==> flow/design.v <==
module AMBA_AXI_ram
#(
	parameter ID_WIDTH = 4,
	parameter ADDR_WIDTH = 8,
	parameter DATA_WIDTH = 16,
	parameter BRESP_WIDTH = 3,
	parameter WR_MEM_DELAY = 0,
	parameter RD_MEM_DELAY = 0
)
(
	clk,
	rst_n,
	s_axi_awvalid,
	s_axi_awready,
	s_axi_awid,
	s_axi_awaddr,
	s_axi_awlen,
	s_axi_awsize,
	s_axi_awburst, 							 
	s_axi_wvalid,
	s_axi_wready,
	s_axi_wdata,
	s_axi_wstrb, 
	s_axi_wlast,
	s_axi_bvalid,
	s_axi_bready,
	s_axi_bid,
	s_axi_bresp,
	s_axi_arvalid,
	s_axi_arready,
	s_axi_arid,
	s_axi_araddr,
	s_axi_arlen,
	s_axi_arsize,
	s_axi_arburst,
	s_axi_rvalid,
	s_axi_rready,
	s_axi_rid,
	s_axi_rdata,
	s_axi_rresp,
	s_axi_rlast
);
parameter STROBE_WIDTH = DATA_WIDTH/8;
parameter W_STATE_IDLE = 2'd0;
parameter W_STATE_BRUST = 2'd1;
parameter W_STATE_RESPON = 2'd2;
parameter R_STATE_IDLE = 1'd0;
parameter R_STATE_BRUST = 1'd1;
parameter MEM_ADDR_SIZE = ADDR_WIDTH - $clog2(STROBE_WIDTH);  
input 								clk, rst_n;
input 								s_axi_awvalid;
output reg 							s_axi_awready;
input [ID_WIDTH - 1 : 0] 			s_axi_awid;
input [ADDR_WIDTH - 1 : 0] 			s_axi_awaddr;
input [7:0] 						s_axi_awlen;
input [2:0] 						s_axi_awsize;
input [1:0] 						s_axi_awburst; 
input 								s_axi_wvalid;
output reg 							s_axi_wready;
input [DATA_WIDTH - 1 : 0] 			s_axi_wdata;
input [STROBE_WIDTH - 1 : 0]		s_axi_wstrb;
input 								s_axi_wlast;
output reg	 						s_axi_bvalid;
input 								s_axi_bready;
output [ID_WIDTH - 1 : 0] 			s_axi_bid;
output [BRESP_WIDTH - 1 : 0] 		s_axi_bresp;
input 								s_axi_arvalid;
output reg							s_axi_arready;
input [ID_WIDTH - 1 : 0] 			s_axi_arid;
input [ADDR_WIDTH - 1 : 0] 			s_axi_araddr;
input [7:0]							s_axi_arlen;
input [2:0]							s_axi_arsize;
input [1:0]							s_axi_arburst;
output reg							s_axi_rvalid;
input 								s_axi_rready;
output [ID_WIDTH - 1 : 0] 			s_axi_rid;
output reg [DATA_WIDTH - 1 : 0]		s_axi_rdata;
output [BRESP_WIDTH - 1 : 0]		s_axi_rresp;
output reg							s_axi_rlast;
integer i;
reg [1:0] W_state, W_next_state;  
reg R_state, R_next_state;
reg [DATA_WIDTH - 1 : 0] mem[(1 << MEM_ADDR_SIZE) - 1 : 0];  
reg [1+$clog2(WR_MEM_DELAY) : 0] wr_mem_delay_cnt;
reg [1+$clog2(RD_MEM_DELAY) : 0] rd_mem_delay_cnt;
wire wr_mem_done, rd_mem_done;
reg [ID_WIDTH - 1 : 0] 			s_axi_awid_reg;
reg [ADDR_WIDTH - 1 : 0] 		s_axi_awaddr_reg;
reg [2:0] 						s_axi_awsize_reg;
reg [1:0] 						s_axi_awburst_reg;
reg [7:0] wdata_index_cnt;
wire [MEM_ADDR_SIZE - 1 : 0] 	awaddr_mem, araddr_mem;
wire wr_data_hand_en, rd_data_hand_en;
reg [ID_WIDTH - 1 : 0] 			s_axi_arid_reg;
reg [ADDR_WIDTH - 1 : 0] 		s_axi_araddr_reg;
reg [2:0] 						s_axi_arsize_reg;
reg [1:0] 						s_axi_arburst_reg;
reg [7:0] rdata_index_cnt;
always@(*)begin
    case(W_state)
        W_STATE_IDLE:begin
			if(s_axi_awvalid && s_axi_awready)
				W_next_state = W_STATE_BRUST;
			else
				W_next_state = W_STATE_IDLE;
        end
        W_STATE_BRUST:begin
			if(wdata_index_cnt > 0 || ~wr_mem_done)
				W_next_state = W_STATE_BRUST;
			else
				W_next_state = W_STATE_RESPON;
        end
        W_STATE_RESPON:begin
            if(s_axi_bready)
				W_next_state = W_STATE_IDLE;
			else
				W_next_state = W_STATE_RESPON;
        end
		  default: W_next_state = W_STATE_IDLE;
    endcase
end
always@(posedge clk, negedge rst_n)begin
    if(~rst_n)begin
        W_state <= W_STATE_IDLE;
    end
    else begin
        W_state <= W_next_state;
    end
end
always@(posedge clk, negedge rst_n)begin
    if(~rst_n)begin
		  s_axi_awid_reg 	<= 0;
		  s_axi_awsize_reg	<= 0;
		  s_axi_awburst_reg	<= 0;
    end
    else begin
		if(W_state == W_STATE_IDLE & s_axi_awvalid & s_axi_awready)begin
			  s_axi_awid_reg 	<= s_axi_awid;
			  s_axi_awsize_reg	<= s_axi_awsize < ($clog2(STROBE_WIDTH)) ? s_axi_awsize : ($clog2(STROBE_WIDTH));
			  s_axi_awburst_reg	<= s_axi_awburst;
		end
    end
end
always@(posedge clk, negedge rst_n)begin
    if(~rst_n)begin
        wdata_index_cnt <= 0;
    end
    else begin
		if(W_state == W_STATE_IDLE && s_axi_awvalid && s_axi_awready)
			wdata_index_cnt <= s_axi_awlen;
		else if(wr_data_hand_en)
			wdata_index_cnt <= wdata_index_cnt - 1;
    end
end
always@(posedge clk, negedge rst_n)begin
    if(~rst_n)begin
        s_axi_awaddr_reg <= 0;
    end
    else begin
        if(W_state == W_STATE_IDLE && s_axi_awvalid && s_axi_awready)
			s_axi_awaddr_reg <= s_axi_awaddr;
		else if(wr_data_hand_en && wdata_index_cnt > 1 && s_axi_awburst_reg != 2'b00)
			s_axi_awaddr_reg <= s_axi_awaddr_reg + (1 << s_axi_awsize_reg);
    end
end
assign awaddr_mem = s_axi_awaddr_reg >> ($clog2(STROBE_WIDTH));
always@(posedge clk, negedge rst_n)begin
    if(~rst_n)begin
        s_axi_awready <= 0;
    end
    else begin
        if(W_state == W_STATE_IDLE)
			s_axi_awready <= 1;
		else
			s_axi_awready <= 0;
    end
end
assign wr_data_hand_en = (W_state == W_STATE_BRUST && s_axi_wready && s_axi_wvalid);
assign wr_mem_done = wr_mem_delay_cnt == WR_MEM_DELAY;
always@(posedge clk, negedge rst_n)begin
    if(~rst_n)begin
        s_axi_wready <= 0;
    end
    else begin
        if (W_state == W_STATE_IDLE && W_next_state == W_STATE_BRUST || W_state == W_STATE_BRUST && W_next_state != W_STATE_RESPON && wr_mem_done)
			s_axi_wready <= 1;
		else
			s_axi_wready <= 0;
    end
end
always@(posedge clk, negedge rst_n)begin
    if(~rst_n)begin
        wr_mem_delay_cnt <= 0;
    end
    else begin
		if(wr_mem_done)
			wr_mem_delay_cnt <= 0; 
		else if(wr_data_hand_en || W_state == W_STATE_BRUST && wr_mem_delay_cnt > 0)
        	wr_mem_delay_cnt <= wr_mem_delay_cnt + 1;
    end
end
always@(posedge clk, negedge rst_n)begin
    if(~rst_n)begin
        s_axi_bvalid <= 0;
    end
    else begin
        if (W_state != W_STATE_RESPON )
			s_axi_bvalid <= 0;
		else
			s_axi_bvalid <= 1;
    end
end
assign s_axi_bid = s_axi_awid_reg;
assign s_axi_bresp = {BRESP_WIDTH{1'b0}};
always@(*)begin
    case(R_state)
        R_STATE_IDLE:begin
			if(s_axi_arvalid && s_axi_arready)
				R_next_state = R_STATE_BRUST;
			else
				R_next_state = R_STATE_IDLE;
        end
        R_STATE_BRUST:begin
			if(rdata_index_cnt > 1 || ~rd_mem_done)
				R_next_state = R_STATE_BRUST;
			else
				R_next_state = R_STATE_IDLE;
        end
		default: R_next_state = R_STATE_IDLE;
    endcase
end
always@(posedge clk, negedge rst_n)begin
    if(~rst_n)begin
        R_state <= R_STATE_IDLE;
    end
    else begin
        R_state <= R_next_state;
    end
end
always@(posedge clk, negedge rst_n)begin
    if(~rst_n)begin
		  s_axi_arid_reg 	<= 0;
		  s_axi_arsize_reg	<= 0;
		  s_axi_arburst_reg	<= 0;
    end
    else begin
		if(R_state == R_STATE_IDLE & s_axi_arvalid & s_axi_arready)begin
			  s_axi_arid_reg 	<= s_axi_arid;
			  s_axi_arsize_reg	<= s_axi_arsize < ($clog2(STROBE_WIDTH)) ? s_axi_arsize : ($clog2(STROBE_WIDTH));
			  s_axi_arburst_reg	<= s_axi_arburst;
		end
    end
end
always@(posedge clk, negedge rst_n)begin
    if(~rst_n)begin
        rdata_index_cnt <= 0;
    end
    else begin
		if(R_state == R_STATE_IDLE && s_axi_arvalid && s_axi_arready)
			rdata_index_cnt <= s_axi_arlen;
		else if(rd_data_hand_en && rd_mem_done)
			rdata_index_cnt <= rdata_index_cnt - 1;
    end
end
always@(posedge clk, negedge rst_n)begin
    if(~rst_n)begin
        s_axi_araddr_reg <= 0;
    end
    else begin
        if(R_state == R_STATE_IDLE && s_axi_arvalid && s_axi_arready)
			s_axi_araddr_reg <= s_axi_araddr;
		else if(rd_data_hand_en && rd_mem_done && s_axi_arburst_reg != 2'b00)
			s_axi_araddr_reg <= s_axi_araddr_reg + (1 << s_axi_arsize_reg);
    end
end
assign araddr_mem = s_axi_araddr_reg >> ($clog2(STROBE_WIDTH));
always@(posedge clk, negedge rst_n)begin
    if(~rst_n)begin
        s_axi_arready <= 0;
    end
    else begin
        if(R_state == R_STATE_IDLE)
			s_axi_arready <= 1;
		else
			s_axi_arready <= 0;
    end
end
assign rd_data_hand_en = (R_state == R_STATE_BRUST && s_axi_rready);
assign rd_mem_done = rd_mem_delay_cnt == RD_MEM_DELAY;
always@(posedge clk, negedge rst_n)begin
    if(~rst_n)begin
        s_axi_rvalid <= 0;
    end
    else begin
        if (R_state == R_STATE_BRUST && rd_mem_done)
			s_axi_rvalid <= 1;
		else
			s_axi_rvalid <= 0;
    end
end
always@(posedge clk, negedge rst_n)begin
    if(~rst_n)begin
        rd_mem_delay_cnt <= 0;
    end
    else begin
		if(rd_mem_done)
			rd_mem_delay_cnt <= 0; 
		else if(rd_data_hand_en || R_state == R_STATE_BRUST && rd_mem_delay_cnt > 0)
        	rd_mem_delay_cnt <= rd_mem_delay_cnt + 1;
    end
end
assign s_axi_rid = s_axi_arid_reg;
assign s_axi_rresp = {BRESP_WIDTH{1'b0}};
always@(posedge clk, negedge rst_n)begin
    if(~rst_n)begin
        s_axi_rdata <= 0;
    end
    else begin
		if(rd_data_hand_en && rd_mem_done)
        	s_axi_rdata <= mem[araddr_mem];
    end
end
always@(posedge clk, negedge rst_n)begin
    if(~rst_n)begin
        s_axi_rlast <= 0;
    end
    else begin
		if(rdata_index_cnt == 1 && rd_mem_done)
        	s_axi_rlast <= 1;
		else
			s_axi_rlast <= 0;
    end
end
always@(posedge clk, negedge rst_n)begin
    if(~rst_n)begin
        for	(i=0; i<(1 << MEM_ADDR_SIZE);i=i+1)
			mem[i] <= 0;
    end
    else begin
        for(i=0; i<STROBE_WIDTH; i=i+1)begin
			if(wr_data_hand_en & s_axi_wstrb[i])
				mem[awaddr_mem][8*(i+1)-1 -: 8] <= s_axi_wdata[8*(i+1)-1 -: 8];
		end
    end
end
endmodule 
## Step by step through the tools: AMBA_AXI_ram

The steps from the RTL of AMBA_AXI_ram to its reports follow in flow order.
Lines are those of the file above, counted from 1.
The mark -- stands for no value.

| inputs | value |
|---|---|
| top module | AMBA_AXI_ram |
| clock input | clk |
| standard-cell library | sky130hd |
| timing corner | tt_025C_1v80 |

## After elaboration

Yosys after proc, flatten, opt, wreduce and memory -nomap, before mapping. Print and check cells are not counted. Equal cells are merged and count once.

| word-level totals | value |
|---|---|
| output and inout port bits | 36 |
| bits in registers | 2127 |
| RAM bits | 0 |
| elaborated cells | 883 |
| bits of input ports | 76 |
| word width x clocked read ports | 0 |
| memory bits (read-only) | 0 |
| latch bits | 0 |
| memories kept | 0 |

| cells by class | value |
|---|---|
| magnitude comparators | 7 |
| bitwise gates (word level) | 9 |
| shift operators | 2 |
| muxes and demuxes | 28 |
| div/mod/pow operators | 0 |
| reduce/logical cells | 294 |
| $add $sub $neg | 6 |
| equality and inequality tests | 260 |
| multipliers | 0 |

Operator list:

| kind | number |
|---|---|
| case mux 16 bit (select 128 bit) | 1 |
| == test 7 bit (second input constant) | 128 |
| AND reduction 2 bit | 256 |
| == test 7 x 6 -> 1 bit (second input constant) | 64 |
| == test 7 x 5 -> 1 bit (second input constant) | 32 |
| == test 7 x 4 -> 1 bit (second input constant) | 16 |
| two-way mux 8 bit | 8 |
| == test 7 x 3 -> 1 bit (second input constant) | 8 |
| == test 7 x 2 -> 1 bit (second input constant) | 4 |
| greater-than comparator 8 x 1 -> 1 bit (second input constant) | 3 |
| logical AND 1 bit | 20 |
| << shifter 1 x 3 -> 8 bit (first input constant) | 2 |
| nonzero test 2 bit | 8 |
| subtractor 8 x 1 -> 8 bit (second input constant) | 2 |
| adder 8 bit | 2 |
| == test 7 x 1 -> 1 bit (second input constant) | 2 |
| logical NOT 7 bit | 2 |
| two-way mux 2 bit | 6 |
| two-way mux 1 bit | 9 |
| == test 8 x 1 -> 1 bit (second input constant) | 1 |
| AND 1 bit | 6 |
| logical NOT 2 bit | 3 |
| less-than comparator 3 x 1 -> 1 bit (second input constant) | 2 |
| case mux 2 bit (select 3 bit) | 1 |
| two-way mux 3 bit | 2 |
| logical OR 1 bit | 5 |
| adder 2 x 1 -> 2 bit (second input constant) | 2 |
| greater-than comparator 2 x 1 -> 1 bit (second input constant) | 2 |

Other operator kinds: 5; their cells: 9.

## Longest topological paths

Longest topological path by Yosys (ltp), each cell counted once; first at word level (registers and memories cut), then after technology mapping (sequential cells cut; the memories' decode and read muxes count).

| logic depth | value |
|---|---|
| word-level depth | 10 |
| ABC_AREA | 0 |
| gate-level depth with buffers | 13 |

## Netlist

Source: synth_stat.txt of the flow (Yosys; design flattened, memories mapped). It holds for the ABC_AREA given above (unset counts as 0); a run with the other value may have another netlist.

| synthesis totals | value |
|---|---|
| area of sequential cells | 53252.3 um^2 |
| buffer cells | 553 |
| standard cells after synthesis | 7223 |
| flip-flops | 2128 |
| chip area (Yosys) | 94778.4 um^2 |

Cells by type:

| type | number |
|---|---|
| sky130_fd_sc_hd__dfrtp_1 | 2127 |
| sky130_fd_sc_hd__mux2_2 | 2070 |
| sky130_fd_sc_hd__a22oi_1 | 554 |
| sky130_fd_sc_hd__nand2_1 | 430 |
| sky130_fd_sc_hd__clkbuf_1 | 402 |
| sky130_fd_sc_hd__a32oi_1 | 103 |
| sky130_fd_sc_hd__a22o_1 | 90 |
| sky130_fd_sc_hd__nor2_1 | 199 |
| sky130_fd_sc_hd__o22ai_1 | 113 |
| sky130_fd_sc_hd__a222oi_1 | 62 |
| sky130_fd_sc_hd__a221oi_1 | 56 |
| sky130_fd_sc_hd__nand3_1 | 97 |
| sky130_fd_sc_hd__nand4_1 | 76 |
| sky130_fd_sc_hd__buf_2 | 94 |
| sky130_fd_sc_hd__a21oi_1 | 83 |
| sky130_fd_sc_hd__nor3_1 | 68 |
| sky130_fd_sc_hd__o21ai_0 | 67 |
| sky130_fd_sc_hd__nor4_1 | 47 |

Not listed: further types 64, cells in them 485.

## Worst setup path after synthesis

Path of least setup slack by OpenSTA after synthesis, without wires, with an ideal clock, recovery checks aside; 20% of the period is set as input and as output delay. Where synthesis merged equal registers, the netlist keeps one of their names.

| timing post-synthesis | value |
|---|---|
| path type | input -> register |
| from | input port s_axi_wvalid |
| to | register mem[32][0] |
| path delay | 1.890 ns |
| period | 5.5 ns |
| input delay | 1.100 ns |
| data arrival time | 2.865 ns |
| path slack | 2.511 ns |
| buffers on the path | 2 |
| data required time | 5.375 ns |
| driving pins on the path | 7 |
| time at the first pin | 1.100 ns |
| period reached after synthesis | 2.989 ns |

"path delay" is the arrival time less input delay plus setup time.
"driving pins on the path" counts driving pins, that of a launching flip-flop among them; a cell with two outputs on the path counts twice.
"period reached after synthesis" = period - worst setup slack (recovery checks aside). The figure is calculated, with input and output delays left at 20% of the set period.
The rows between start and end are the longest chain of elaborated cells between them; the timing report does not say that the signal goes this way. Where chains are equally long, one stands for them.
A line is the first line of the expression or statement that the cell stems from. Yosys adds cells for indexed reads and writes and turns some case tables into memories.

| on the way, post-synthesis | value |
|---|---|
| cell sequence | sky130_fd_sc_hd__and3_1 sky130_fd_sc_hd__clkbuf_1 sky130_fd_sc_hd__nand3_1 sky130_fd_sc_hd__nor3_1 sky130_fd_sc_hd__clkbuf_1 sky130_fd_sc_hd__nand2_1 sky130_fd_sc_hd__mux2_2 |
| length of the longest elaborated chain | 3 |
| elaborated cells between the ends (all ways) | 3 |

Ends and longest elaborated chain, post-synthesis:

| element | line | source |
|---|---|---|
| start, declared | 58 | `input s_axi_wvalid;` |
| logical AND 1 bit | 178 | `assign wr_data_hand_en = (W_state == W_STATE_BRUST && s_axi_wready && s_axi_wvalid);` |
| AND 1 bit | 341 | `if(wr_data_hand_en & s_axi_wstrb[i])` |
| AND reduction 2 bit | -- |  |
| end, assigned | 337 | `mem[i] <= 0;` |
| end, assigned | 342 | `mem[awaddr_mem][8*(i+1)-1 -: 8] <= s_axi_wdata[8*(i+1)-1 -: 8];` |
| end, declared | 83 | `reg [DATA_WIDTH - 1 : 0] mem[(1 << MEM_ADDR_SIZE) - 1 : 0];` |

## Worst path after layout

From the final timing report of job 1: the path of least setup slack in the routed layout; clock arrival at registers is part of the times.

| timing after layout | value |
|---|---|
| path type | register -> register |
| from | register s_axi_araddr_reg[6] |
| to | register s_axi_rdata[10] |
| data required time | 6.24 ns |
| time at the first pin | 0.92 ns |
| buffers on the path | 3 |
| data arrival time | 5.74 ns |
| period | 5.5 ns |
| path slack | 0.51 ns |
| driving pins on the path | 11 |

The rows between start and end are the longest chain of elaborated cells between them; the timing report does not say that the signal goes this way. Where chains are equally long, one stands for them.
A register here has more assigning lines than the two given.

| on the way, after layout | value |
|---|---|
| cell sequence | sky130_fd_sc_hd__dfrtp_2 sky130_fd_sc_hd__buf_4 sky130_fd_sc_hd__nand3b_4 sky130_fd_sc_hd__buf_4 sky130_fd_sc_hd__nor2_1 sky130_fd_sc_hd__a22o_1 sky130_fd_sc_hd__nor3_1 sky130_fd_sc_hd__nand4_1 sky130_fd_sc_hd__a2111oi_0 sky130_fd_sc_hd__buf_4 sky130_fd_sc_hd__a41oi_1 |
| length of the longest elaborated chain | 2 |
| elaborated cells between the ends (all ways) | 129 |

Ends and longest elaborated chain, after layout:

| element | line | source |
|---|---|---|
| start, declared | 95 | `reg [ADDR_WIDTH - 1 : 0] s_axi_araddr_reg;` |
| start, assigned | 271 | `s_axi_araddr_reg <= s_axi_araddr;` |
| start, assigned | 273 | `s_axi_araddr_reg <= s_axi_araddr_reg + (1 << s_axi_arsize_reg);` |
| == test 7 bit | 320 | `s_axi_rdata <= mem[araddr_mem];` |
| case mux 16 bit (select 128 bit) | 320 |  |
| end, assigned | 316 | `s_axi_rdata <= 0;` |
| end, assigned | 320 |  |
| end, declared | 77 | `output reg [DATA_WIDTH - 1 : 0] s_axi_rdata;` |

AMBA_AXI_ram through Yosys and OpenROAD on sky130hd: 4 stored runs, unordered, with their settings and measured results. The constraints put input and output delay at 20% of the set period each and load the outputs with 0.01 pF.
By "achieved period" is meant the clock period of the run minus its worst setup slack. This is arithmetic on one report: input and output delays are still those of the set period (20% each).
"worst path time" = time allowed to the worst setup path (clock period - input delay - output delay, where it has them) - its slack; a late launch clock adds to it, a late capture clock takes from it.
"total design power" rests on the timing tool's default activity at the inputs, not on a simulated workload.

#### Job 1

| setting | value |
|---|---|
| CORE_UTILIZATION | `40` |
| period_ns | `5.5` |
| CAP_MARGIN | `20` |
| CORE_MARGIN | `2` |
| SLEW_MARGIN | `20` |

| result | value |
|---|---|
| total design power | 42847 uW |
| setup slack of the worst path | 0.507 ns |
| worst path time | 4.99 ns |
| critical path kind | register -> register |
| netlist area reported by Yosys | 94778.4 um^2 |
| achieved period | 4.993 ns |
| utilization in the final report | 46.4 % |
| die outline area | 240855.0 um^2 |

#### Job 2

| setting | value |
|---|---|
| CELL_PAD_IN_SITES_DETAIL_PLACEMENT | `2` |
| CORE_MARGIN | `6` |
| CORE_UTILIZATION | `15` |
| MAX_ROUTING_LAYER | `met5` |
| PLACE_DENSITY_LB_ADDON | `0.18` |
| SETUP_SLACK_MARGIN | `-0.04` |
| TNS_END_PERCENT | `65` |
| period_ns | `3.58` |
| CAP_MARGIN | `20` |
| SLEW_MARGIN | `20` |

| result | value |
|---|---|
| total design power | 71479 uW |
| setup slack of the worst path | -0.055 ns |
| worst path time | 3.63 ns |
| critical path kind | register -> register |
| netlist area reported by Yosys | 94778.4 um^2 |
| achieved period | 3.635 ns |
| utilization in the final report | 19.8 % |
| die outline area | 651080.0 um^2 |

#### Job 3

| setting | value |
|---|---|
| CORE_ASPECT_RATIO | `0.87` |
| CORE_UTILIZATION | `20` |
| CTS_CLUSTER_DIAMETER | `176` |
| CTS_CLUSTER_SIZE | `24` |
| HOLD_SLACK_MARGIN | `0.22` |
| MAX_ROUTING_LAYER | `met5` |
| PLACE_DENSITY_LB_ADDON | `0.23` |
| TNS_END_PERCENT | `15` |
| period_ns | `7.78` |
| CAP_MARGIN | `20` |
| CORE_MARGIN | `2` |
| SLEW_MARGIN | `20` |

| result | value |
|---|---|
| total design power | 25950 uW |
| setup slack of the worst path | 2.259 ns |
| worst path time | 5.52 ns |
| critical path kind | register -> register |
| netlist area reported by Yosys | 94778.4 um^2 |
| achieved period | 5.521 ns |
| utilization in the final report | 22.9 % |
| die outline area | 479428.0 um^2 |

#### Job 4

| setting | value |
|---|---|
| CAP_MARGIN | `20` |
| CELL_PAD_IN_SITES_DETAIL_PLACEMENT | `2` |
| CELL_PAD_IN_SITES_GLOBAL_PLACEMENT | `2` |
| CORE_ASPECT_RATIO | `0.81` |
| CORE_UTILIZATION | `40` |
| GPL_ROUTABILITY_DRIVEN | `0` |
| GPL_TIMING_DRIVEN | `0` |
| MAX_ROUTING_LAYER | `met4` |
| MIN_ROUTING_LAYER | `met2` |
| TNS_END_PERCENT | `80` |
| period_ns | `6.16` |
| CORE_MARGIN | `2` |
| SLEW_MARGIN | `20` |

No results, routing failed with GRT-0116.
